==> flow/design.v <==
`timescale 1ns / 1ps
module vga(
	input logic clk,
	input logic reset,
	output logic hsync,
	output logic vsync,		
	output logic [9:0] hc,
	output logic [9:0] vc
	);
parameter hpixels = 800;  
parameter vlines = 521;   
parameter hpulse = 96; 	  
parameter vpulse = 2; 	  
parameter hbp = 144; 	  
parameter hfp = 784; 	  
parameter vbp = 31; 	  
parameter vfp = 511; 	  
always @( posedge clk )
begin
		if ( reset )
		begin
			hc <= 0;
			vc <= 0;
		end
		else
		if ( hc < hpixels - 1)
			hc <= hc + 1;
		else
		begin
			hc <= 0;
			if (vc < vlines - 1)
				vc <= vc + 1;
			else
				vc <= 0;
		end
	end
assign hsync = (hc < hpulse) ? 0:1;
assign vsync = (vc < vpulse) ? 0:1;
endmodule
module game(
    input logic clk,
    input logic [9:0] xpos,
    input logic [9:0] ypos,
    input logic rightmove,
    input logic leftmove,
    input logic reset,
    output logic [2:0] red,
    output logic [2:0] green,
    output logic [2:0] blue);
logic [8:0] paddlePosition;
logic [2:0] quadAr, quadBr;
always @(posedge clk)
begin
if ( reset == 1 )
paddlePosition = 280;
else if ( rightmove == 1 )
paddlePosition = paddlePosition + 3;
else if ( leftmove == 1 )
paddlePosition = paddlePosition - 3; 
end
logic [9:0] ballX;
logic [8:0] ballY;
logic ballXpos, ballYpos;
logic Xbounce, Ybounce;
wire endOfFrame = (xpos == 0 && ypos == 480);
integer b; 
always @(posedge clk) 
begin
 if (reset)
 begin
  ballX <= 0;
  ballY <= 0;
 end
 else if (endOfFrame) 
 begin 
  if (ballX == 0 && ballY == 0) 
  begin   
  ballX <= 25;
  ballY <= 280;  
  end
  else
   begin
   if (ballXpos ^ Xbounce) 
    ballX <= ballX + b;  
   else 
    ballX <= ballX - b;  
   if (ballYpos ^ Ybounce) 
    ballY <= ballY + b;   
   else
    ballY <= ballY - b;   
  end
 end 
end
logic [5:0] missTimer; 
logic brick_alive1;
logic brick_alive2;
logic brick_alive3;
logic brick_alive4;
logic brick_alive5;
logic brick_alive6;
logic brick_alive7;
logic brick_alive8;
logic brick_alive9; 
logic brick_alive10;
logic brick_alive11;
logic brick_alive12;
logic brick_alive13;
logic brick_alive14;
logic brick_alive15;
logic brick_alive16;
logic brick_alive17;
logic brick_alive18;
logic brick_alive19;
logic brick_alive20;
logic brick_alive21;
logic brick_alive22;
logic brick_alive23;
logic brick_alive24;
logic brick_alive25;
logic brick_alive26;
logic brick_alive27;
logic brick_alive28;
logic brick_alive29;
logic brick_alive30;
logic brick_alive31;
logic brick_alive32;
logic brick_alive33;
logic brick_alive34;
logic brick_alive35;
logic brick_alive36;
logic brick_alive37;
logic brick_alive38;  
logic brick_alive39;
logic brick_alive40;
logic brick_alive41;
logic brick_alive42;
logic brick_alive43;
logic brick_alive44;
logic brick_alive45; 
logic brick_alive46;
logic brick_alive47;
logic brick_alive48;
logic brick_alive49;
logic brick_alive50;
logic brick_alive51;
logic brick_alive52;
logic brick_alive53;
logic brick_alive54;
logic brick_alive55;
logic brick_alive56;
logic brick_alive57;
logic brick_alive58;
logic brick_alive59;
logic brick_alive60;
logic brick_alive61;
logic brick_alive62;
logic brick_alive63;
logic brick_alive64;
logic brick_alive65;
logic brick_alive66;
logic brick_alive67;
logic brick_alive68;
logic brick_alive69;
logic brick_alive70;
logic brick_alive71;
logic brick_alive72;
logic brick_alive73;
logic brick_alive74;
logic brick_alive75;
logic brick_alive76;
logic brick_alive77;
logic brick_alive78;
logic brick_alive79;
logic brick_alive80;
logic brick_alive81;
logic brick_alive82;
logic brick_alive83;
logic brick_alive84;
logic brick_alive85;
logic brick_alive86;
logic brick_alive87;
logic brick_alive88;
logic brick_alive89;
logic brick_alive90;
logic brick_alive91;
logic brick_alive92;
logic brick_alive93;
logic brick_alive94;
logic brick_alive95;
logic brick_alive96;
wire area = (xpos < 640 && ypos < 480);
wire top = (area && ypos <= 10);
wire bottom = (area && ypos >= 476);
wire left = (area && xpos <= 3);
wire right = (area && xpos >= 637);
wire border = (area && (left || right || top ));
wire brick1 = ((area && xpos >= 13 && xpos <=55 && ypos<=50 && ypos>=30)&& brick_alive1);
wire brick2 = ((area && xpos >= 65 && xpos <=107 && ypos<=50 && ypos>=30)&& brick_alive2);
wire brick3 = ((area && xpos >= 117 && xpos <=159 && ypos<=50 && ypos>=30)&& brick_alive3);
wire brick4 = ((area && xpos >= 169 && xpos <=211 && ypos<=50 && ypos>=30)&& brick_alive4);
wire brick5 = ((area && xpos >= 221 && xpos <=263 && ypos<=50 && ypos>=30)&& brick_alive5);
wire brick6 = ((area && xpos >= 273 && xpos <=315 && ypos<=50 && ypos>=30)&& brick_alive6);
wire brick7 = ((area && xpos >= 325 && xpos <=367 && ypos<=50 && ypos>=30)&& brick_alive7);
wire brick8 = ((area && xpos >= 377 && xpos <=419 && ypos<=50 && ypos>=30)&& brick_alive8);
wire brick9 = ((area && xpos >= 429 && xpos <=471 && ypos<=50 && ypos>=30)&& brick_alive9);
wire brick10 = ((area && xpos >= 481 && xpos <=523 && ypos<=50 && ypos>=30)&& brick_alive10);
wire brick11 = ((area && xpos >= 533 && xpos <=575 && ypos<=50 && ypos>=30)&& brick_alive11);
wire brick12 = ((area && xpos >= 585 && xpos <=627 && ypos<=50 && ypos>=30)&& brick_alive12);
wire brick13 = ((area && xpos >= 13 && xpos <=55 && ypos<=80 && ypos>=60)&& brick_alive13);
wire brick14 = ((area && xpos >= 65 && xpos <=107 && ypos<=80 && ypos>=60)&& brick_alive14);
wire brick15 = ((area && xpos >= 117 && xpos <=159 && ypos<=80 && ypos>=60)&& brick_alive15);
wire brick16 = ((area && xpos >= 169 && xpos <=211 && ypos<=80 && ypos>=60)&& brick_alive16);
wire brick17 = ((area && xpos >= 221 && xpos <=263 && ypos<=80 && ypos>=60)&& brick_alive17);
wire brick18 = ((area && xpos >= 273 && xpos <=315 && ypos<=80 && ypos>=60)&& brick_alive18);
wire brick19 = ((area && xpos >= 325 && xpos <=367 && ypos<=80 && ypos>=60)&& brick_alive19);
wire brick20 = ((area && xpos >= 377 && xpos <=419 && ypos<=80 && ypos>=60)&& brick_alive20);
wire brick21 = ((area && xpos >= 429 && xpos <=471 && ypos<=80 && ypos>=60)&& brick_alive21);
wire brick22 = ((area && xpos >= 481 && xpos <=523 && ypos<=80 && ypos>=60)&& brick_alive22);
wire brick23 = ((area && xpos >= 533 && xpos <=575 && ypos<=80 && ypos>=60)&& brick_alive23);
wire brick24 = ((area && xpos >= 585 && xpos <=627 && ypos<=80 && ypos>=60)&& brick_alive24);
wire brick25 = ((area && xpos >= 13 && xpos <=55 && ypos<=110 && ypos>=90)&& brick_alive25);
wire brick26 = ((area && xpos >= 65 && xpos <=107 && ypos<=110 && ypos>=90)&& brick_alive26);
wire brick27 = ((area && xpos >= 117 && xpos <=159 && ypos<=110 && ypos>=90)&& brick_alive27);
wire brick28 = ((area && xpos >= 169 && xpos <=211 && ypos<=110 && ypos>=90)&& brick_alive28);
wire brick29 = ((area && xpos >= 221 && xpos <=263 && ypos<=110 && ypos>=90)&& brick_alive29);
wire brick30 = ((area && xpos >= 273 && xpos <=315 && ypos<=110 && ypos>=90)&& brick_alive30);
wire brick31 = ((area && xpos >= 325 && xpos <=367 && ypos<=110 && ypos>=90)&& brick_alive31);
wire brick32 = ((area && xpos >= 377 && xpos <=419 && ypos<=110 && ypos>=90)&& brick_alive32);
wire brick33 = ((area && xpos >= 429 && xpos <=471 && ypos<=110 && ypos>=90)&& brick_alive33);
wire brick34 = ((area && xpos >= 481 && xpos <=523 && ypos<=110 && ypos>=90)&& brick_alive34);
wire brick35 = ((area && xpos >= 533 && xpos <=575 && ypos<=110 && ypos>=90)&& brick_alive35);
wire brick36 = ((area && xpos >= 585 && xpos <=627 && ypos<=110 && ypos>=90)&& brick_alive36);
wire brick37 = ((area && xpos >= 13 && xpos <=55 && ypos<=140 && ypos>=120)&& brick_alive37);
wire brick38 = ((area && xpos >= 65 && xpos <=107 && ypos<=140 && ypos>=120)&& brick_alive38);
wire brick39 = ((area && xpos >= 117 && xpos <=159 && ypos<=140 && ypos>=120)&& brick_alive39);
wire brick40 = ((area && xpos >= 169 && xpos <=211 && ypos<=140 && ypos>=120)&& brick_alive40);
wire brick41 = ((area && xpos >= 221 && xpos <=263 && ypos<=140 && ypos>=120)&& brick_alive41);
wire brick42 = ((area && xpos >= 273 && xpos <=315 && ypos<=140 && ypos>=120)&& brick_alive42);
wire brick43 = ((area && xpos >= 325 && xpos <=367 && ypos<=140 && ypos>=120)&& brick_alive43);
wire brick44 = ((area && xpos >= 377 && xpos <=419 && ypos<=140 && ypos>=120)&& brick_alive44);
wire brick45 = ((area && xpos >= 429 && xpos <=471 && ypos<=140 && ypos>=120)&& brick_alive45);
wire brick46 = ((area && xpos >= 481 && xpos <=523 && ypos<=140 && ypos>=120)&& brick_alive46);
wire brick47 = ((area && xpos >= 533 && xpos <=575 && ypos<=140 && ypos>=120)&& brick_alive47);
wire brick48 = ((area && xpos >= 585 && xpos <=627 && ypos<=140 && ypos>=120)&& brick_alive48);
wire brick49 = ((area && xpos >= 13 && xpos <=55 && ypos<=170 && ypos>=150)&& brick_alive49);
wire brick50 = ((area && xpos >= 65 && xpos <=107 && ypos<=170 && ypos>=150)&& brick_alive50);
wire brick51 = ((area && xpos >= 117 && xpos <=159 && ypos<=170 && ypos>=150)&& brick_alive51);
wire brick52 = ((area && xpos >= 169 && xpos <=211 && ypos<=170 && ypos>=150)&& brick_alive52);
wire brick53 = ((area && xpos >= 221 && xpos <=263 && ypos<=170 && ypos>=150)&& brick_alive53);
wire brick54 = ((area && xpos >= 273 && xpos <=315 && ypos<=170 && ypos>=150)&& brick_alive54);
wire brick55 = ((area && xpos >= 325 && xpos <=367 && ypos<=170 && ypos>=150)&& brick_alive55);
wire brick56 = ((area && xpos >= 377 && xpos <=419 && ypos<=170 && ypos>=150)&& brick_alive56);
wire brick57 = ((area && xpos >= 429 && xpos <=471 && ypos<=170 && ypos>=150)&& brick_alive57);
wire brick58 = ((area && xpos >= 481 && xpos <=523 && ypos<=170 && ypos>=150)&& brick_alive58);
wire brick59 = ((area && xpos >= 533 && xpos <=575 && ypos<=170 && ypos>=150)&& brick_alive59);
wire brick60 = ((area && xpos >= 585 && xpos <=627 && ypos<=170 && ypos>=150)&& brick_alive60);
wire brick61 = ((area && xpos >= 13 && xpos <=55 && ypos<=200 && ypos>=180)&& brick_alive61);
wire brick62 = ((area && xpos >= 65 && xpos <=107 && ypos<=200 && ypos>=180)&& brick_alive62);
wire brick63 = ((area && xpos >= 117 && xpos <=159 && ypos<=200 && ypos>=180)&& brick_alive63);
wire brick64 = ((area && xpos >= 169 && xpos <=211 && ypos<=200 && ypos>=180)&& brick_alive64);
wire brick65 = ((area && xpos >= 221 && xpos <=263 && ypos<=200 && ypos>=180)&& brick_alive65);
wire brick66 = ((area && xpos >= 273 && xpos <=315 && ypos<=200 && ypos>=180)&& brick_alive66);
wire brick67 = ((area && xpos >= 325 && xpos <=367 && ypos<=200 && ypos>=180)&& brick_alive67);
wire brick68 = ((area && xpos >= 377 && xpos <=419 && ypos<=200 && ypos>=180)&& brick_alive68);
wire brick69 = ((area && xpos >= 429 && xpos <=471 && ypos<=200 && ypos>=180)&& brick_alive69);
wire brick70 = ((area && xpos >= 481 && xpos <=523 && ypos<=200 && ypos>=180)&& brick_alive70);
wire brick71 = ((area && xpos >= 533 && xpos <=575 && ypos<=200 && ypos>=180)&& brick_alive71);
wire brick72 = ((area && xpos >= 585 && xpos <=627 && ypos<=200 && ypos>=180)&& brick_alive72);
wire brick73 = ((area && xpos >= 13 && xpos <=55 && ypos<=230 && ypos>=210)&& brick_alive73);
wire brick74 = ((area && xpos >= 65 && xpos <=107 && ypos<=230 && ypos>=210)&& brick_alive74);
wire brick75 = ((area && xpos >= 117 && xpos <=159 && ypos<=230 && ypos>=210)&& brick_alive75);
wire brick76 = ((area && xpos >= 169 && xpos <=211 && ypos<=230 && ypos>=210)&& brick_alive76);
wire brick77 = ((area && xpos >= 221 && xpos <=263 && ypos<=230 && ypos>=210)&& brick_alive77);
wire brick78 = ((area && xpos >= 273 && xpos <=315 && ypos<=230 && ypos>=210)&& brick_alive78);
wire brick79 = ((area && xpos >= 325 && xpos <=367 && ypos<=230 && ypos>=210)&& brick_alive79);
wire brick80 = ((area && xpos >= 377 && xpos <=419 && ypos<=230 && ypos>=210)&& brick_alive80);
wire brick81 = ((area && xpos >= 429 && xpos <=471 && ypos<=230 && ypos>=210)&& brick_alive81);
wire brick82 = ((area && xpos >= 481 && xpos <=523 && ypos<=230 && ypos>=210)&& brick_alive82);
wire brick83 = ((area && xpos >= 533 && xpos <=575 && ypos<=230 && ypos>=210)&& brick_alive83);
wire brick84 = ((area && xpos >= 585 && xpos <=627 && ypos<=230 && ypos>=210)&& brick_alive84);
wire brick85 = ((area && xpos >= 13 && xpos <=55 && ypos<=260 && ypos>=240)&& brick_alive85);
wire brick86 = ((area && xpos >= 65 && xpos <=107 && ypos<=260 && ypos>=240)&& brick_alive86);
wire brick87 = ((area && xpos >= 117 && xpos <=159 && ypos<=260 && ypos>=240)&& brick_alive87);
wire brick88 = ((area && xpos >= 169 && xpos <=211 && ypos<=260 && ypos>=240)&& brick_alive88);
wire brick89 = ((area && xpos >= 221 && xpos <=263 && ypos<=260 && ypos>=240)&& brick_alive89);
wire brick90 = ((area && xpos >= 273 && xpos <=315 && ypos<=260 && ypos>=240)&& brick_alive90);
wire brick91 = ((area && xpos >= 325 && xpos <=367 && ypos<=260 && ypos>=240)&& brick_alive91);
wire brick92 = ((area && xpos >= 377 && xpos <=419 && ypos<=260 && ypos>=240)&& brick_alive92);
wire brick93 = ((area && xpos >= 429 && xpos <=471 && ypos<=260 && ypos>=240)&& brick_alive93);
wire brick94 = ((area && xpos >= 481 && xpos <=523 && ypos<=260 && ypos>=240)&& brick_alive94);
wire brick95 = ((area && xpos >= 533 && xpos <=575 && ypos<=260 && ypos>=240)&& brick_alive95);
wire brick96 = ((area && xpos >= 585 && xpos <=627 && ypos<=260 && ypos>=240)&& brick_alive96);
integer a;
wire paddle = (xpos >= paddlePosition+4 && xpos <= paddlePosition+80+a && ypos >= 440 && ypos <= 447); 
wire ball = (xpos >= ballX && xpos <= ballX+5 && ypos >= ballY && ypos <= ballY+5); 
wire background = (area && !(border || paddle || ball));
wire missed = area && missTimer != 0;
wire reditems = (missed || border || paddle || ball || brick1 || brick2 || brick3 || brick4 || brick5 || brick6 || brick7 || brick8 
                                                 || brick9 || brick10 || brick11 || brick12 || brick13 || brick14 || brick15 || brick16 
                 || brick17 || brick18 || brick19 || brick20 || brick21 || brick22 || brick23 || brick24 
                 || brick73 || brick74 || brick75 || brick76 || brick77 || brick78 || brick79 || brick80 
                 || brick81 || brick82 || brick83 || brick84 || brick85 || brick86 || brick87 || brick88 
                 || brick89 || brick90 || brick91 || brick92 || brick93 || brick94 || brick95 || brick96);
wire greenitems = (missed ||  border || paddle ||ball || brick25 || brick26 || brick27 || brick28 || brick29 || brick32
                                  || brick33 || brick34 || brick35 || brick36 || brick37 || brick38 || brick39 || brick40 
                                  || brick41 || brick42 || brick43 || brick44 || brick45 || brick46 || brick47 || brick48 
                                  || brick49 || brick50 || brick51 || brick52 || brick53 || brick54 || brick55 || brick56 
                                  || brick57 || brick58 || brick59 || brick60 || brick61 || brick62 || brick63 || brick64 
                                  || brick65 || brick66 || brick67 || brick68 || brick69 || brick70 || brick71 || brick72 
                                  || brick73 || brick74 || brick75 || brick76 || brick77 || brick78 || brick79 || brick80 
                                  || brick81 || brick82 || brick83 || brick84 || brick85 || brick86 || brick87 || brick88 
                                  || brick89 || brick90 || brick91 || brick92 || brick93 || brick94 || brick95 || brick96);
wire blueitems = (missed ||  border || paddle || ball || brick25 || brick26 || brick27 || brick28 || brick29 || brick30 || brick31 || brick32 
                                                   || brick33 || brick34 || brick35 || brick36 || brick37 || brick38 || brick39 || brick40 
                                                 || brick41 || brick42 || brick43 || brick44 || brick45 || brick46 || brick47 || brick48);
wire red1 = reditems & 1;
wire green1 = greenitems & 1;
wire blue1 = blueitems & 1;
assign red  = { reditems,red1, red1};
assign green =  { greenitems, green1, green1 };
assign blue  =  { blueitems, blue1, blue1 };
always @(posedge clk)
begin
 if (reset)
  begin
  Xbounce <= 0;
  Ybounce <= 0;
  missTimer <= 0;
  ballXpos <= 1;
  ballYpos <= 1;
a = 4;
b = 3;
brick_alive1=1;
brick_alive2=1;
brick_alive3=1;
brick_alive4=1;
brick_alive5=1;
brick_alive6=1;
brick_alive7=1;
brick_alive8=1;
brick_alive9=1; 
brick_alive10=1;
brick_alive11=1;
brick_alive12=1;
brick_alive13=1;
brick_alive14=1;
brick_alive15=1;
brick_alive16=1;
brick_alive17=1;
brick_alive18=1;
brick_alive19=1;
brick_alive20=1;
brick_alive21=1;
brick_alive22=1;
brick_alive23=1;
brick_alive24=1;
brick_alive25=1;
brick_alive26=1;
brick_alive27=1;
brick_alive28=1;
brick_alive29=1;
brick_alive30=1;
brick_alive31=1;
brick_alive32=1;
brick_alive33=1;
brick_alive34=1;
brick_alive35=1;
brick_alive36=1;
brick_alive37=1;
brick_alive38=1;  
brick_alive39=1;
brick_alive40=1;
brick_alive41=1;
brick_alive42=1;
brick_alive43=1;
brick_alive44=1;
brick_alive45=1; 
brick_alive46=1;
brick_alive47=1;
brick_alive48=1;
brick_alive49=1;
brick_alive50=1;
brick_alive51=1;
brick_alive52=1;
brick_alive53=1;
brick_alive54=1;
brick_alive55=1;
brick_alive56=1;
brick_alive57=1;
brick_alive58=1;
brick_alive59=1;
brick_alive60=1;
brick_alive61=1;
brick_alive62=1;
brick_alive63=1;
brick_alive64=1;
brick_alive65=1;
brick_alive66=1;
brick_alive67=1;
brick_alive68=1;
brick_alive69=1;
brick_alive70=1;
brick_alive71=1;
brick_alive72=1;
brick_alive73=1;
brick_alive74=1;
brick_alive75=1;
brick_alive76=1;
brick_alive77=1;
brick_alive78=1;
brick_alive79=1;
brick_alive80=1;
brick_alive81=1;
brick_alive82=1;
brick_alive83=1;
brick_alive84=1;
brick_alive85=1;
brick_alive86=1;
brick_alive87=1;
brick_alive88=1;
brick_alive89=1;
brick_alive90=1;
brick_alive91=1;
brick_alive92=1;
brick_alive93=1;
brick_alive94=1;
brick_alive95=1;
brick_alive96=1;
  end
 else if (!endOfFrame)
  begin
  if (ball && (left || right))
   Xbounce <= 1;
  if (ball && (top || bottom || (paddle && ballYpos)))
   Ybounce <= 1;
  if (ball && bottom)
   missTimer <= 60; 
     if (ball && (area && xpos >= 13 && xpos <=55 && ypos<=50 && ypos>=30)) 
     brick_alive1 = 0;
     if (ball && (area && xpos >= 65 && xpos <=107 && ypos<=50 && ypos>=30)) 
     brick_alive2=0;
     if (ball&& (area && xpos >= 117 && xpos <=159 && ypos<=50 && ypos>=30))
     brick_alive3=0;
     if ( ball && (area && xpos >= 169 && xpos <=211 && ypos<=50 && ypos>=30)) 
    brick_alive4=0;
     if ( ball && (area && xpos >= 221 && xpos <=263 && ypos<=50 && ypos>=30)) 
    brick_alive5=0;
     if ( ball&& (area && xpos >= 273 && xpos <=315 && ypos<=50 && ypos>=30)) 
    brick_alive6=0;
     if (ball&& (area && xpos >= 325 && xpos <=367 && ypos<=50 && ypos>=30)) begin
    brick_alive7=0;
    end
     if ( ball&& (area && xpos >= 377 && xpos <=419 && ypos<=50 && ypos>=30)) begin
    brick_alive8=0;
    end
     if ( ball&& (area && xpos >= 429 && xpos <=471 && ypos<=50 && ypos>=30)) begin
    brick_alive9=0;
    end
     if ( ball && (area && xpos >= 481 && xpos <=523 && ypos<=50 && ypos>=30)) begin
    brick_alive10=0;
    end
     if ( ball && (area && xpos >= 533 && xpos <=575 && ypos<=50 && ypos>=30)) begin
    brick_alive11=0;
    end
     if ( ball && (area && xpos >= 585 && xpos <=627 && ypos<=50 && ypos>=30)) begin
    brick_alive12=0;
    end
     if (ball && (area && xpos >= 13 && xpos <=55 && ypos<=80 && ypos>=60))begin
     brick_alive13 = 0;
    end
     if (ball && (area && xpos >= 65 && xpos <=107 && ypos<=80 && ypos>=60)) begin
     brick_alive14=0;
    end
     if (ball&& (area && xpos >= 117 && xpos <=159 && ypos<=80 && ypos>=60))begin
     brick_alive15=0;
    end
     if ( ball && (area && xpos >= 169 && xpos <=211 && ypos<=80 && ypos>=60)) begin
    brick_alive16=0;
    end
     if ( ball && (area && xpos >= 221 && xpos <=263 && ypos<=80 && ypos>=60)) begin
    brick_alive17=0;
    end
     if ( ball&& (area && xpos >= 273 && xpos <=315 && ypos<=80 && ypos>=60)) begin
    brick_alive18=0;
    end
     if (ball&& (area && xpos >= 325 && xpos <=367 && ypos<=80 && ypos>=60)) begin
    brick_alive19=0;
    end
     if ( ball&& (area && xpos >= 377 && xpos <=419 && ypos<=80 && ypos>=60)) begin
    brick_alive20=0;
    end
     if ( ball&& (area && xpos >= 429 && xpos <=471 && ypos<=80 && ypos>=60)) begin
    brick_alive21=0;
    end
     if ( ball && (area && xpos >= 481 && xpos <=523 && ypos<=80 && ypos>=60)) begin
    brick_alive22=0;
    end
     if ( ball && (area && xpos >= 533 && xpos <=575 && ypos<=80 && ypos>=60)) begin
    brick_alive23=0;
    end
     if ( ball && (area && xpos >= 585 && xpos <=627 && ypos<=80 && ypos>=60)) begin
    brick_alive24=0;
    end
     if (ball && (area && xpos >= 13 && xpos <=55 && ypos<=110 && ypos>=90)) begin
     brick_alive25 = 0;
    end
     if (ball && (area && xpos >= 65 && xpos <=107 && ypos<=110 && ypos>=90)) begin
     brick_alive26=0;
    end
     if (ball&& (area && xpos >= 117 && xpos <=159 && ypos<=110 && ypos>=90))begin
     brick_alive27=0;
    end
     if ( ball && (area && xpos >= 169 && xpos <=211 && ypos<=110 && ypos>=90)) begin
    brick_alive28=0;
    end
     if ( ball && (area && xpos >= 221 && xpos <=263 && ypos<=110 && ypos>=90)) begin
    brick_alive29=0;
    end
     if ( ball&& (area && xpos >= 273 && xpos <=315 && ypos<=110 && ypos>=90)) begin
    brick_alive30=0;
    a=40;
    end
     if (ball&& (area && xpos >= 325 && xpos <=367 && ypos<=110 && ypos>=90)) begin
    brick_alive31=0;
    b=5;
    end
     if ( ball&& (area && xpos >= 377 && xpos <=419 && ypos<=110 && ypos>=90)) begin
    brick_alive32=0;
    end
     if ( ball&& (area && xpos >= 429 && xpos <=471 && ypos<=110 && ypos>=90)) begin
    brick_alive33=0;
    end
     if ( ball && (area && xpos >= 481 && xpos <=523 && ypos<=110 && ypos>=90)) begin
    brick_alive34=0;
    end
     if ( ball && (area && xpos >= 533 && xpos <=575 && ypos<=110 && ypos>=90)) begin
    brick_alive35=0;
    end
     if ( ball && (area && xpos >= 585 && xpos <=627 && ypos<=110 && ypos>=90)) begin
    brick_alive36=0;
    end
     if (ball && (area && xpos >= 13 && xpos <=55 && ypos<=140 && ypos>=120))begin
     brick_alive37 = 0;
    end
     if (ball && (area && xpos >= 65 && xpos <=107 && ypos<=140 && ypos>=120)) begin
     brick_alive38=0;
    end
     if (ball&& (area && xpos >= 117 && xpos <=159 && ypos<=140 && ypos>=120))begin
     brick_alive39=0;
    end
     if ( ball && (area && xpos >= 169 && xpos <=211 && ypos<=140 && ypos>=120)) begin
    brick_alive40=0;
    end
     if ( ball && (area && xpos >= 221 && xpos <=263 && ypos<=140 && ypos>=120)) begin
    brick_alive41=0;
    end
     if ( ball&& (area && xpos >= 273 && xpos <=315 && ypos<=140 && ypos>=120)) begin
    brick_alive42=0;
    end
     if (ball&& (area && xpos >= 325 && xpos <=367 && ypos<=140 && ypos>=120)) begin
    brick_alive43=0;
    end
     if ( ball&& (area && xpos >= 377 && xpos <=419 && ypos<=140 && ypos>=120)) begin
    brick_alive44=0;
    end
     if ( ball&& (area && xpos >= 429 && xpos <=471 && ypos<=140 && ypos>=120)) begin
    brick_alive45=0;
    end
     if ( ball && (area && xpos >= 481 && xpos <=523 && ypos<=140 && ypos>=120)) begin
    brick_alive46=0;
    end
     if ( ball && (area && xpos >= 533 && xpos <=575 && ypos<=140 && ypos>=120)) begin
    brick_alive47=0;
    end
     if ( ball && (area && xpos >= 585 && xpos <=627 && ypos<=140 && ypos>=120)) begin
    brick_alive48=0;
    end
     if (ball && (area && xpos >= 13 && xpos <=55 && ypos<=170 && ypos>=150)) begin
     brick_alive49 = 0;
    end
     if (ball && (area && xpos >= 65 && xpos <=107 && ypos<=170 && ypos>=150)) begin
     brick_alive50=0;
    end
     if (ball&& (area && xpos >= 117 && xpos <=159 && ypos<=170 && ypos>=150))begin
     brick_alive51=0;
    end
     if ( ball && (area && xpos >= 169 && xpos <=211 && ypos<=170 && ypos>=150)) begin
    brick_alive52=0;
    end
     if ( ball && (area && xpos >= 221 && xpos <=263 && ypos<=170 && ypos>=150)) begin
    brick_alive53=0;
    end
     if ( ball&& (area && xpos >= 273 && xpos <=315 && ypos<=170 && ypos>=150)) begin
    brick_alive54=0;
    end
     if (ball&& (area && xpos >= 325 && xpos <=367 && ypos<=170 && ypos>=150)) begin
    brick_alive55=0;
    end
     if ( ball&& (area && xpos >= 377 && xpos <=419 && ypos<=170 && ypos>=150)) begin
    brick_alive56=0;
    end
     if ( ball&& (area && xpos >= 429 && xpos <=471 && ypos<=170 && ypos>=150)) begin
    brick_alive57=0;
    end
     if ( ball && (area && xpos >= 481 && xpos <=523 && ypos<=170 && ypos>=150)) begin
    brick_alive58=0;
    end
     if ( ball && (area && xpos >= 533 && xpos <=575 && ypos<=170 && ypos>=150)) begin
    brick_alive59=0;
    end
     if ( ball && (area && xpos >= 585 && xpos <=627 && ypos<=170 && ypos>=150)) begin
    brick_alive60=0;
    end
     if (ball && (area && xpos >= 13 && xpos <=55 && ypos<=200 && ypos>=180)) begin
     brick_alive61 = 0;
    end
     if (ball && (area && xpos >= 65 && xpos <=107 && ypos<=200 && ypos>=180)) begin
     brick_alive62=0;
    end
     if (ball&& (area && xpos >= 117 && xpos <=159 && ypos<=200 && ypos>=180))begin
     brick_alive63=0;
    end
     if ( ball && (area && xpos >= 169 && xpos <=211 && ypos<=200 && ypos>=180)) begin
    brick_alive64=0;
    end
     if ( ball && (area && xpos >= 221 && xpos <=263 && ypos<=200 && ypos>=180)) begin
    brick_alive65=0;
    end
     if ( ball&& (area && xpos >= 273 && xpos <=315 && ypos<=200 && ypos>=180)) begin
    brick_alive66=0;
    end
     if (ball&& (area && xpos >= 325 && xpos <=367 && ypos<=200 && ypos>=180)) begin
    brick_alive67=0;
    end
     if ( ball&& (area && xpos >= 377 && xpos <=419 && ypos<=200 && ypos>=180)) begin
    brick_alive68=0;
    end
     if ( ball&& (area && xpos >= 429 && xpos <=471 && ypos<=200 && ypos>=180)) begin
    brick_alive69=0;   
    end
     if ( ball && (area && xpos >= 481 && xpos <=523 && ypos<=200 && ypos>=180)) begin
    brick_alive70=0;
    end
     if ( ball && (area && xpos >= 533 && xpos <=575 && ypos<=200 && ypos>=180)) begin
    brick_alive71=0;
    end
     if ( ball && (area && xpos >= 585 && xpos <=627 && ypos<=200 && ypos>=180)) begin
    brick_alive72=0;
    end
     if (ball && (area && xpos >= 13 && xpos <=55 && ypos<=230 && ypos>=210)) begin
     brick_alive73 =0;
    end
     if (ball && (area && xpos >= 65 && xpos <=107 && ypos<=230 && ypos>=210)) begin
     brick_alive74=0;
    end
     if (ball&& (area && xpos >= 117 && xpos <=159 && ypos<=230 && ypos>=210))begin
     brick_alive75=0;
    end
     if ( ball && (area && xpos >= 169 && xpos <=211 && ypos<=230 && ypos>=210)) begin
    brick_alive76=0;
    end
     if ( ball && (area && xpos >= 221 && xpos <=263 && ypos<=230 && ypos>=210)) begin
    brick_alive77=0;
    end
     if ( ball&& (area && xpos >= 273 && xpos <=315 && ypos<=230 && ypos>=210)) begin
    brick_alive78=0;
    end
     if (ball&& (area && xpos >= 325 && xpos <=367 && ypos<=230 && ypos>=210)) begin
    brick_alive79=0;
    end
     if ( ball&& (area && xpos >= 377 && xpos <=419 && ypos<=230 && ypos>=210)) begin
    brick_alive80=0;
    end
     if ( ball&& (area && xpos >= 429 && xpos <=471 && ypos<=230 && ypos>=210)) begin
    brick_alive81=0;
    end
     if ( ball && (area && xpos >= 481 && xpos <=523 && ypos<=230 && ypos>=210)) begin
    brick_alive82=0;
    end
     if ( ball && (area && xpos >= 533 && xpos <=575 && ypos<=230 && ypos>=210)) begin
    brick_alive83=0;
    end
     if ( ball && (area && xpos >= 585 && xpos <=627 && ypos<=230 && ypos>=210)) begin
    brick_alive84=0;
    end
     if (ball && (area && xpos >= 13 && xpos <=55 && ypos<=260 && ypos>=240)) begin
     brick_alive85 = 0;
    end
     if (ball && (area && xpos >= 65 && xpos <=107 && ypos<=260 && ypos>=240)) begin
     brick_alive86=0;
    end
     if (ball&& (area && xpos >= 117 && xpos <=159 && ypos<=260 && ypos>=240))begin
     brick_alive87=0;
    end
     if ( ball && (area && xpos >= 169 && xpos <=211 && ypos<=260 && ypos>=240)) begin
    brick_alive88=0;
    end
     if ( ball && (area && xpos >= 221 && xpos <=263 && ypos<=260 && ypos>=240)) begin
    brick_alive89=0;
    end
     if ( ball&& (area && xpos >= 273 && xpos <=315 && ypos<=260 && ypos>=240)) begin
    brick_alive90=0;
    end
     if (ball&& (area && xpos >= 325 && xpos <=367 && ypos<=260 && ypos>=240)) begin
    brick_alive91=0;
    end
     if ( ball&& (area && xpos >= 377 && xpos <=419 && ypos<=260 && ypos>=240)) begin
    brick_alive92=0;
    end
     if ( ball&& (area && xpos >= 429 && xpos <=471 && ypos<=260 && ypos>=240)) begin
    brick_alive93=0;
    end
     if ( ball && (area && xpos >= 481 && xpos <=523 && ypos<=260 && ypos>=240)) begin
    brick_alive94=0;
    end
     if ( ball && (area && xpos >= 533 && xpos <=575 && ypos<=260 && ypos>=240)) begin
    brick_alive95=0;
    end
     if ( ball && (area && xpos >= 585 && xpos <=627 && ypos<=260 && ypos>=240)) begin
    brick_alive96=0;
    end    
 end
  else 
  begin
  if (ballX == 0 && ballY == 0)
   begin 
   ballXpos <= 1;
   ballYpos <= 1;
   Xbounce <= 0;
   Ybounce <= 0;
  end 
  else 
  begin
   if (Xbounce)
    ballXpos <= ~ballXpos;
   if (Ybounce)
    ballYpos <= ~ballYpos;   
   Xbounce <= 0; 
   Ybounce <= 0; 
   if (missTimer != 0)
    missTimer <= missTimer - 1;
  end
 end
end  
endmodule
module breakout(
    input logic clk,
    input logic right,
    input logic left,
    input logic reset,
    output logic [2:0] red,
    output logic [2:0] green,
    output logic [2:0] blue,
    output logic hsync,
    output logic vsync
    );
logic [9:0] xpos;
logic [9:0] ypos;
vga signal_generator_inst(clk, reset, hsync, vsync, xpos, ypos);
game game_inst(clk, xpos, ypos, right, left, reset, red, green, blue);                                                                  
endmodule
--- tool output ---
## Reports on breakout

Tool output for the design above before and after an edit, in the order of the flow.
Lines under "original" count in the file above, lines under "edited" in the edited file.
"change" is "edited" less "original", of the values as shown; "relative change" is that difference over "original", in percent.
A cell with -- has no value.

| design | value |
|---|---|
| top | breakout |
| clock | clk |
| library | sky130hd |
| library corner | tt_025C_1v80 |

## Diff

Unified diff, file above to edited file.
The edited RTL no longer does the same as the RTL above: the edit was made by script, with no optimisation intended.

```diff
@@ -281,5 +281,6 @@
 wire brick85 = ((area && xpos >= 13 && xpos <=55 && ypos<=260 && ypos>=240)&& brick_alive85);
 wire brick86 = ((area && xpos >= 65 && xpos <=107 && ypos<=260 && ypos>=240)&& brick_alive86);
-wire brick87 = ((area && xpos >= 117 && xpos <=159 && ypos<=260 && ypos>=240)&& brick_alive87);
+reg brick87;
+always @(posedge clk) brick87 <= ((area && xpos >= 117 && xpos <=159 && ypos<=260 && ypos>=240)&& brick_alive87);
 wire brick88 = ((area && xpos >= 169 && xpos <=211 && ypos<=260 && ypos>=240)&& brick_alive88);
 wire brick89 = ((area && xpos >= 221 && xpos <=263 && ypos<=260 && ypos>=240)&& brick_alive89);
```

## Word-level counts

Source: Yosys, flattened and elaborated, memories not mapped. Widths are those after wreduce. Registers that Yosys merges into a memory's read port (data or address) are not register bits. Print and check cells do not count. Equal cells are merged and count once.

Word-level totals:

| what | original | edited | change | relative change (%) |
|---|---|---|---|---|
| input port bits | 4 | 4 | 0 | 0.00 |
| elaborated cells | 886 | 887 | +1 | +0.11 |
| output and inout port bits | 11 | 11 | 0 | 0.00 |
| register bits | 158 | 159 | +1 | +0.63 |

Cells by class:

| what | original | edited | change | relative change (%) |
|---|---|---|---|---|
| add/subtract/negate cells | 14 | 14 | 0 | 0.00 |
| multiplexer cells | 17 | 17 | 0 | 0.00 |
| reduce/logical cells | 680 | 680 | 0 | 0.00 |
| bitwise gates (word level) | 6 | 6 | 0 | 0.00 |
| $lt $le $gt $ge | 58 | 58 | 0 | 0.00 |
| equal/unequal tests | 3 | 3 | 0 | 0.00 |

Operators with widths:

| kind | original | edited | change | relative change (%) |
|---|---|---|---|---|
| logical AND 1 bit | 427 | 427 | 0 | 0.00 |
| logical OR 1 bit | 144 | 144 | 0 | 0.00 |
| AND reduction 2 bit | 98 | 98 | 0 | 0.00 |
| greater-or-equal comparator 10 x 9 -> 1 bit with constant B | 7 | 7 | 0 | 0.00 |
| less-or-equal comparator 10 x 9 -> 1 bit with constant B | 7 | 7 | 0 | 0.00 |
| greater-or-equal comparator 10 x 8 -> 1 bit with constant B | 6 | 6 | 0 | 0.00 |
| less-or-equal comparator 10 x 8 -> 1 bit with constant B | 6 | 6 | 0 | 0.00 |
| 2-to-1 mux 1 bit | 6 | 6 | 0 | 0.00 |
| greater-or-equal comparator 10 x 7 -> 1 bit with constant B | 4 | 4 | 0 | 0.00 |
| 2-to-1 mux 6 bit | 4 | 4 | 0 | 0.00 |
| 2-to-1 mux 9 bit | 4 | 4 | 0 | 0.00 |
| NOT 1 bit | 4 | 4 | 0 | 0.00 |
| nonzero test 2 bit | 4 | 4 | 0 | 0.00 |
| greater-or-equal comparator 10 bit with constant B | 3 | 3 | 0 | 0.00 |
| less-or-equal comparator 10 bit with constant B | 3 | 3 | 0 | 0.00 |
| less-or-equal comparator 10 x 32 -> 1 bit | 3 | 3 | 0 | 0.00 |
| less-or-equal comparator 10 x 7 -> 1 bit with constant B | 3 | 3 | 0 | 0.00 |
| less-than comparator 10 bit with constant B | 3 | 3 | 0 | 0.00 |
| 2-to-1 mux 10 bit | 3 | 3 | 0 | 0.00 |
| adder 10 x 1 -> 10 bit with constant B | 2 | 2 | 0 | 0.00 |
| adder 9 x 3 -> 10 bit with constant B | 2 | 2 | 0 | 0.00 |
| less-or-equal comparator 10 x 6 -> 1 bit with constant B | 2 | 2 | 0 | 0.00 |
| logical NOT 10 bit | 2 | 2 | 0 | 0.00 |
| inequality test 2 bit with constant B | 2 | 2 | 0 | 0.00 |
| OR reduction 2 bit | 2 | 2 | 0 | 0.00 |
| bitwise XOR 1 bit | 2 | 2 | 0 | 0.00 |
| adder 10 x 3 -> 10 bit | 1 | 1 | 0 | 0.00 |
| adder 10 x 3 -> 11 bit with constant B | 1 | 1 | 0 | 0.00 |

The list need not be complete.

## Depth

Depth = most cells in a row (Yosys ltp): at word level without a register or memory, in the mapped netlist without a sequential cell, where the memories' decode and read muxes count.

Depth:

| what | original | edited | change | relative change (%) |
|---|---|---|---|---|
| word-level depth | 79 | 79 | 0 | 0.00 |
| ABC_AREA | 0 | 0 | -- | -- |
| mapped depth | 16 | 16 | 0 | 0.00 |
| mapped depth without buffers | 15 | 15 | 0 | 0.00 |

## Synthesis result

Source: synth_stat.txt of the flow (Yosys; design flattened, memories mapped). It holds for the ABC_AREA given above (unset counts as 0); a run with the other value may have another netlist.

Cells by type:

| type | original | edited | change | relative change (%) |
|---|---|---|---|---|
| sky130_fd_sc_hd__nand2_1 | 109 | 156 | +47 | +43.12 |
| sky130_fd_sc_hd__a21o_1 | 63 | 109 | +46 | +73.02 |
| sky130_fd_sc_hd__nand2b_1 | 51 | 13 | -38 | -74.51 |
| sky130_fd_sc_hd__clkbuf_1 | 25 | 60 | +35 | +140.00 |
| sky130_fd_sc_hd__o21ai_0 | 66 | 32 | -34 | -51.52 |
| sky130_fd_sc_hd__buf_2 | 20 | 2 | -18 | -90.00 |
| sky130_fd_sc_hd__a21oi_1 | 57 | 67 | +10 | +17.54 |
| sky130_fd_sc_hd__buf_4 | 18 | 9 | -9 | -50.00 |
| sky130_fd_sc_hd__a22oi_1 | 17 | 8 | -9 | -52.94 |
| sky130_fd_sc_hd__a211o_1 | 11 | 2 | -9 | -81.82 |
| sky130_fd_sc_hd__nor3b_1 | 1 | 9 | +8 | +800.00 |
| sky130_fd_sc_hd__nand3_1 | 39 | 32 | -7 | -17.95 |
| sky130_fd_sc_hd__a22o_1 | 7 | 14 | +7 | +100.00 |
| sky130_fd_sc_hd__o21ai_1 | 7 | 0 | -7 | -100.00 |
| sky130_fd_sc_hd__nor2_1 | 82 | 77 | -5 | -6.10 |
| sky130_fd_sc_hd__nand4_1 | 18 | 23 | +5 | +27.78 |
| sky130_fd_sc_hd__o211ai_1 | 9 | 14 | +5 | +55.56 |
| sky130_fd_sc_hd__a41oi_1 | 5 | 0 | -5 | -100.00 |

The list need not be complete.

Mapped netlist:

| what | original | edited | change | relative change (%) |
|---|---|---|---|---|
| flip-flop cells | 156 | 157 | +1 | +0.64 |
| cells in the netlist | 1189 | 1210 | +21 | +1.77 |
| buffer cells | 69 | 78 | +9 | +13.04 |
| chip area (Yosys) (µm²) | 10054.6 | 9969.6 | -85.0 | -0.85 |

The figures by module come from a second, unflattened synthesis with its own total; it is not the netlist above.

Unflattened totals:

| what | original | edited | change | relative change (%) |
|---|---|---|---|---|
| cell total of the unflattened synthesis | 1197 | 1199 | +2 | +0.17 |
| area (unflattened synthesis) (µm²) | 9882.0 | 9962.1 | +80.1 | +0.81 |

Each row is one instance without its submodules.

Modules, original:

| module | area (µm²) | times used | cells | sequential area (µm²) |
|---|---|---|---|---|
| game | 8976.1 | 1 | 1092 | 2722.6 |
| vga | 905.9 | 1 | 105 | 400.4 |
| breakout | 0.0 | 1 | 0 | 0.0 |

Modules, edited:

| module | area (µm²) | times used | cells | sequential area (µm²) |
|---|---|---|---|---|
| game | 9056.2 | 1 | 1094 | 2742.6 |
| vga | 905.9 | 1 | 105 | 400.4 |
| breakout | 0.0 | 1 | 0 | 0.0 |

## Worst setup path after synthesis

Path of least setup slack by OpenSTA after synthesis, without wires, with an ideal clock, recovery checks aside; 20% of the period is set as input and as output delay. Where synthesis merged equal registers, the netlist keeps one of their names.

Path after synthesis:

| what | original | edited | change | relative change (%) |
|---|---|---|---|---|
| kind | flip-flop to output port | flip-flop to output port | -- | -- |
| from | reg game_inst.paddlePosition[2] | reg game_inst.paddlePosition[2] | -- | -- |
| to | out green[0] | out green[0] | -- | -- |
| required time (ns) | 6.400 | 6.400 | 0.000 | 0.00 |
| time at the first pin (ns) | 0.000 | 0.000 | 0.000 | -- |
| delay of the path (ns) | 3.189 | 3.335 | +0.146 | +4.58 |
| arrival time (ns) | 3.189 | 3.335 | +0.146 | +4.58 |
| setup slack (ns) | 3.211 | 3.065 | -0.146 | -- |
| period (ns) | 8.0 | 8.0 | 0.0 | 0.00 |
| stages | 16 | 17 | +1 | +6.25 |
| synthesis period reached (ns) | 4.789 | 4.935 | +0.146 | +3.05 |

"delay of the path" is the arrival time less input delay plus setup time.
At an output port there is no setup time.
"stages" counts driving pins, that of a launching flip-flop among them; a cell with two outputs on the path counts twice.
"synthesis period reached" = period - worst setup slack (recovery checks aside). The figure is calculated, with input and output delays left at 20% of the set period.
The rows between start and end are the longest chain of elaborated cells between them; the timing report does not say that the signal goes this way. Where chains are equally long, one stands for them.
Each line given opens the expression or statement behind the cell; cells for indexed reads and writes are added by Yosys, which also makes memories of some case tables.
A register here has more assigning lines than the two given.

| between the ends, after synthesis, original | value |
|---|---|
| cell sequence | sky130_fd_sc_hd__dfxtp_1 -> sky130_fd_sc_hd__ha_1 -> sky130_fd_sc_hd__fa_1 -> sky130_fd_sc_hd__nor2_1 -> sky130_fd_sc_hd__nor2_1 -> sky130_fd_sc_hd__o31ai_1 -> sky130_fd_sc_hd__xor2_1 -> sky130_fd_sc_hd__ha_1 -> sky130_fd_sc_hd__nand3_1 -> sky130_fd_sc_hd__a211o_1 -> sky130_fd_sc_hd__a221oi_1 -> sky130_fd_sc_hd__a2111oi_0 -> sky130_fd_sc_hd__a211oi_1 -> sky130_fd_sc_hd__nor4b_2 -> sky130_fd_sc_hd__nand4_1 -> sky130_fd_sc_hd__buf_4 |
| length of the longest elaborated chain | 78 |
| elaborated cells between the ends (all ways) | 80 |

Ends and longest elaborated chain, after synthesis, original:

| what | line | source |
|---|---|---|
| from (decl) | 50 | `logic [8:0] paddlePosition;` |
| from (assign) | 57 | `paddlePosition = paddlePosition + 3;` |
| from (assign) | 59 | `paddlePosition = paddlePosition - 3;` |
| adder 9 x 7 -> 10 bit | 294 | `wire paddle = (xpos >= paddlePosition+4 && xpos <= paddlePosition+80+a && ypos >= 440 && ypos <= 447);` |
| adder 10 x 6 -> 11 bit | 294 |  |
| less-or-equal comparator 10 x 32 -> 1 bit | 294 |  |
| logical AND 1 bit (3 in a row) | 294 |  |
| logical OR 1 bit (72 in a row) | 304 | `wire greenitems = (missed \|\|  border \|\| paddle \|\|ball \|\| brick25 \|\| brick26 \|\| brick27 \|\| brick28 \|\| brick29 \| ...` |
| to (decl) | 752 | `output logic [2:0] green,` |

| between the ends, after synthesis, edited | value |
|---|---|
| cell sequence | sky130_fd_sc_hd__dfxtp_1 -> sky130_fd_sc_hd__ha_1 -> sky130_fd_sc_hd__fa_1 -> sky130_fd_sc_hd__nor2_1 -> sky130_fd_sc_hd__nor2_1 -> sky130_fd_sc_hd__o31ai_1 -> sky130_fd_sc_hd__xor2_1 -> sky130_fd_sc_hd__ha_1 -> sky130_fd_sc_hd__and3_1 -> sky130_fd_sc_hd__nand3_1 -> sky130_fd_sc_hd__or3_1 -> sky130_fd_sc_hd__a2111oi_0 -> sky130_fd_sc_hd__and3_1 -> sky130_fd_sc_hd__nor2_1 -> sky130_fd_sc_hd__and4bb_1 -> sky130_fd_sc_hd__nand4_1 -> sky130_fd_sc_hd__buf_4 |
| length of the longest elaborated chain | 78 |
| elaborated cells between the ends (all ways) | 80 |

Ends and longest elaborated chain, after synthesis, edited:

| what | line | source |
|---|---|---|
| from (decl) | 50 | `logic [8:0] paddlePosition;` |
| from (assign) | 57 | `paddlePosition = paddlePosition + 3;` |
| from (assign) | 59 | `paddlePosition = paddlePosition - 3;` |
| adder 9 x 7 -> 10 bit | 295 | `wire paddle = (xpos >= paddlePosition+4 && xpos <= paddlePosition+80+a && ypos >= 440 && ypos <= 447);` |
| adder 10 x 6 -> 11 bit | 295 |  |
| less-or-equal comparator 10 x 32 -> 1 bit | 295 |  |
| logical AND 1 bit (3 in a row) | 295 |  |
| logical OR 1 bit (72 in a row) | 305 | `wire greenitems = (missed \|\|  border \|\| paddle \|\|ball \|\| brick25 \|\| brick26 \|\| brick27 \|\| brick28 \|\| brick29 \| ...` |
| to (decl) | 753 | `output logic [2:0] green,` |

## Path in the finished layout

Path of least setup slack in the final report of the runs of set A (OpenROAD, finished layout, wires in). Where an end is a register, its clock arrival counts in the times.

Path after layout:

| what | original | edited | change | relative change (%) |
|---|---|---|---|---|
| kind | flip-flop to output port | flip-flop to output port | -- | -- |
| from | reg game_inst.paddlePosition[2] | reg game_inst.paddlePosition[2] | -- | -- |
| to | out blue[2] | out red[0] | -- | -- |
| required time (ns) | 5.19 | 5.19 | 0.00 | 0.00 |
| period (ns) | 6.49 | 6.49 | 0.00 | 0.00 |
| time at the first pin (ns) | 0.43 | 0.43 | 0.00 | 0.00 |
| stages | 17 | 17 | 0 | 0.00 |
| arrival time (ns) | 4.67 | 4.63 | -0.04 | -0.86 |
| setup slack (ns) | 0.53 | 0.56 | +0.03 | -- |

The rows between start and end are the longest chain of elaborated cells between them; the timing report does not say that the signal goes this way. Where chains are equally long, one stands for them.
A register here has more assigning lines than the two given.

| between the ends, after layout, original | value |
|---|---|
| cell sequence | sky130_fd_sc_hd__dfxtp_1 -> sky130_fd_sc_hd__ha_1 -> sky130_fd_sc_hd__fa_1 -> sky130_fd_sc_hd__nor2_1 -> sky130_fd_sc_hd__nor2_1 -> sky130_fd_sc_hd__o31ai_1 -> sky130_fd_sc_hd__xor2_1 -> sky130_fd_sc_hd__ha_1 -> sky130_fd_sc_hd__nand3_1 -> sky130_fd_sc_hd__o22ai_1 -> sky130_fd_sc_hd__nor3_1 -> sky130_fd_sc_hd__a221oi_1 -> sky130_fd_sc_hd__a2111oi_1 -> sky130_fd_sc_hd__a211oi_1 -> sky130_fd_sc_hd__nor4b_2 -> sky130_fd_sc_hd__o21ai_1 -> sky130_fd_sc_hd__clkdlybuf4s50_1 |
| length of the longest elaborated chain | 32 |
| elaborated cells between the ends (all ways) | 34 |

Ends and longest elaborated chain, after layout, original:

| what | line | source |
|---|---|---|
| from (decl) | 50 | `logic [8:0] paddlePosition;` |
| from (assign) | 57 | `paddlePosition = paddlePosition + 3;` |
| from (assign) | 59 | `paddlePosition = paddlePosition - 3;` |
| adder 9 x 7 -> 10 bit | 294 | `wire paddle = (xpos >= paddlePosition+4 && xpos <= paddlePosition+80+a && ypos >= 440 && ypos <= 447);` |
| adder 10 x 6 -> 11 bit | 294 |  |
| less-or-equal comparator 10 x 32 -> 1 bit | 294 |  |
| logical AND 1 bit (3 in a row) | 294 |  |
| logical OR 1 bit (26 in a row) | 313 | `wire blueitems = (missed \|\|  border \|\| paddle \|\| ball \|\| brick25 \|\| brick26 \|\| brick27 \|\| brick28 \|\| brick29 \| ...` |
| to (decl) | 753 | `output logic [2:0] blue,` |

| between the ends, after layout, edited | value |
|---|---|
| cell sequence | sky130_fd_sc_hd__dfxtp_1 -> sky130_fd_sc_hd__ha_1 -> sky130_fd_sc_hd__fa_1 -> sky130_fd_sc_hd__nor2_1 -> sky130_fd_sc_hd__nor2_1 -> sky130_fd_sc_hd__o31ai_1 -> sky130_fd_sc_hd__xor2_1 -> sky130_fd_sc_hd__ha_1 -> sky130_fd_sc_hd__and3_1 -> sky130_fd_sc_hd__nand3_1 -> sky130_fd_sc_hd__or3_1 -> sky130_fd_sc_hd__a2111oi_0 -> sky130_fd_sc_hd__and3_1 -> sky130_fd_sc_hd__nor2_1 -> sky130_fd_sc_hd__and4bb_1 -> sky130_fd_sc_hd__nand3_1 -> sky130_fd_sc_hd__clkdlybuf4s50_1 |
| length of the longest elaborated chain | 56 |
| elaborated cells between the ends (all ways) | 58 |

Ends and longest elaborated chain, after layout, edited:

| what | line | source |
|---|---|---|
| from (decl) | 50 | `logic [8:0] paddlePosition;` |
| from (assign) | 57 | `paddlePosition = paddlePosition + 3;` |
| from (assign) | 59 | `paddlePosition = paddlePosition - 3;` |
| adder 9 x 7 -> 10 bit | 295 | `wire paddle = (xpos >= paddlePosition+4 && xpos <= paddlePosition+80+a && ypos >= 440 && ypos <= 447);` |
| adder 10 x 6 -> 11 bit | 295 |  |
| less-or-equal comparator 10 x 32 -> 1 bit | 295 |  |
| logical AND 1 bit (3 in a row) | 295 |  |
| logical OR 1 bit (50 in a row) | 299 | `wire reditems = (missed \|\| border \|\| paddle \|\| ball \|\| brick1 \|\| brick2 \|\| brick3 \|\| brick4 \|\| brick5 \|\| brick ...` |
| to (decl) | 752 | `output logic [2:0] red,` |

## Layout results

Both versions went through the flow (Yosys, OpenROAD) with the same settings in each pair. Constraints: input delay and output delay 20% of the set period each, output load 0.01 pF.

| settings, set A | value |
|---|---|
| CORE_UTILIZATION | 40 |
| period_ns | 6.49 |
| CAP_MARGIN | 20 |
| CORE_MARGIN | 2 |
| SLEW_MARGIN | 20 |

Final reports, set A:

| what | original | edited | change | relative change (%) |
|---|---|---|---|---|
| worst hold slack (ns) | 0.457 | 0.448 | -0.009 | -- |
| setup slack of the worst path (ns) | 0.527 | 0.560 | +0.033 | -- |
| die footprint (µm²) | 26420.9 | 26203.5 | -217.4 | -0.82 |
| post-route setup TNS (ns) | 0.000 | 0.000 | 0.000 | -- |
| standard-cell area of the final layout (µm²) | 10936.7 | 10996.8 | +60.1 | +0.55 |
| Yosys chip area after synthesis (µm²) | 10054.6 | 9969.6 | -85.0 | -0.85 |
| clock period reached (ns) | 5.963 | 5.930 | -0.033 | -0.55 |
| utilization in the final report (%) | 43.8 | 45.1 | +1.3 | -- |
| power (mW) | 2.343 | 2.358 | +0.015 | +0.64 |

| settings, set B | value |
|---|---|
| CORE_ASPECT_RATIO | 0.97 |
| CORE_UTILIZATION | 62 |
| CTS_CLUSTER_DIAMETER | 298 |
| HOLD_SLACK_MARGIN | 0.1 |
| MIN_ROUTING_LAYER | met1 |
| SETUP_SLACK_MARGIN | 2.0 |
| period_ns | 9.49 |
| CAP_MARGIN | 20 |
| CORE_MARGIN | 2 |
| SLEW_MARGIN | 20 |

Final reports, set B:

| what | original | edited | change | relative change (%) |
|---|---|---|---|---|
| worst hold slack (ns) | 0.455 | 0.449 | -0.006 | -- |
| setup slack of the worst path (ns) | 2.956 | 2.977 | +0.021 | -- |
| die footprint (µm²) | 17251.7 | 17110.1 | -141.6 | -0.82 |
| post-route setup TNS (ns) | 0.000 | 0.000 | 0.000 | -- |
| standard-cell area of the final layout (µm²) | 10721.5 | 10791.6 | +70.1 | +0.65 |
| Yosys chip area after synthesis (µm²) | 10054.6 | 9969.6 | -85.0 | -0.85 |
| clock period reached (ns) | 6.534 | 6.513 | -0.021 | -0.32 |
| utilization in the final report (%) | 68.0 | 68.7 | +0.7 | -- |
| power (mW) | 1.572 | 1.581 | +0.009 | +0.57 |

"clock period reached" = clock period - worst setup slack. The figure is calculated, with input and output delays left at 20% of the set period.
"power": no workload was simulated; the value follows from the tool's default switching activity.
--- end ---
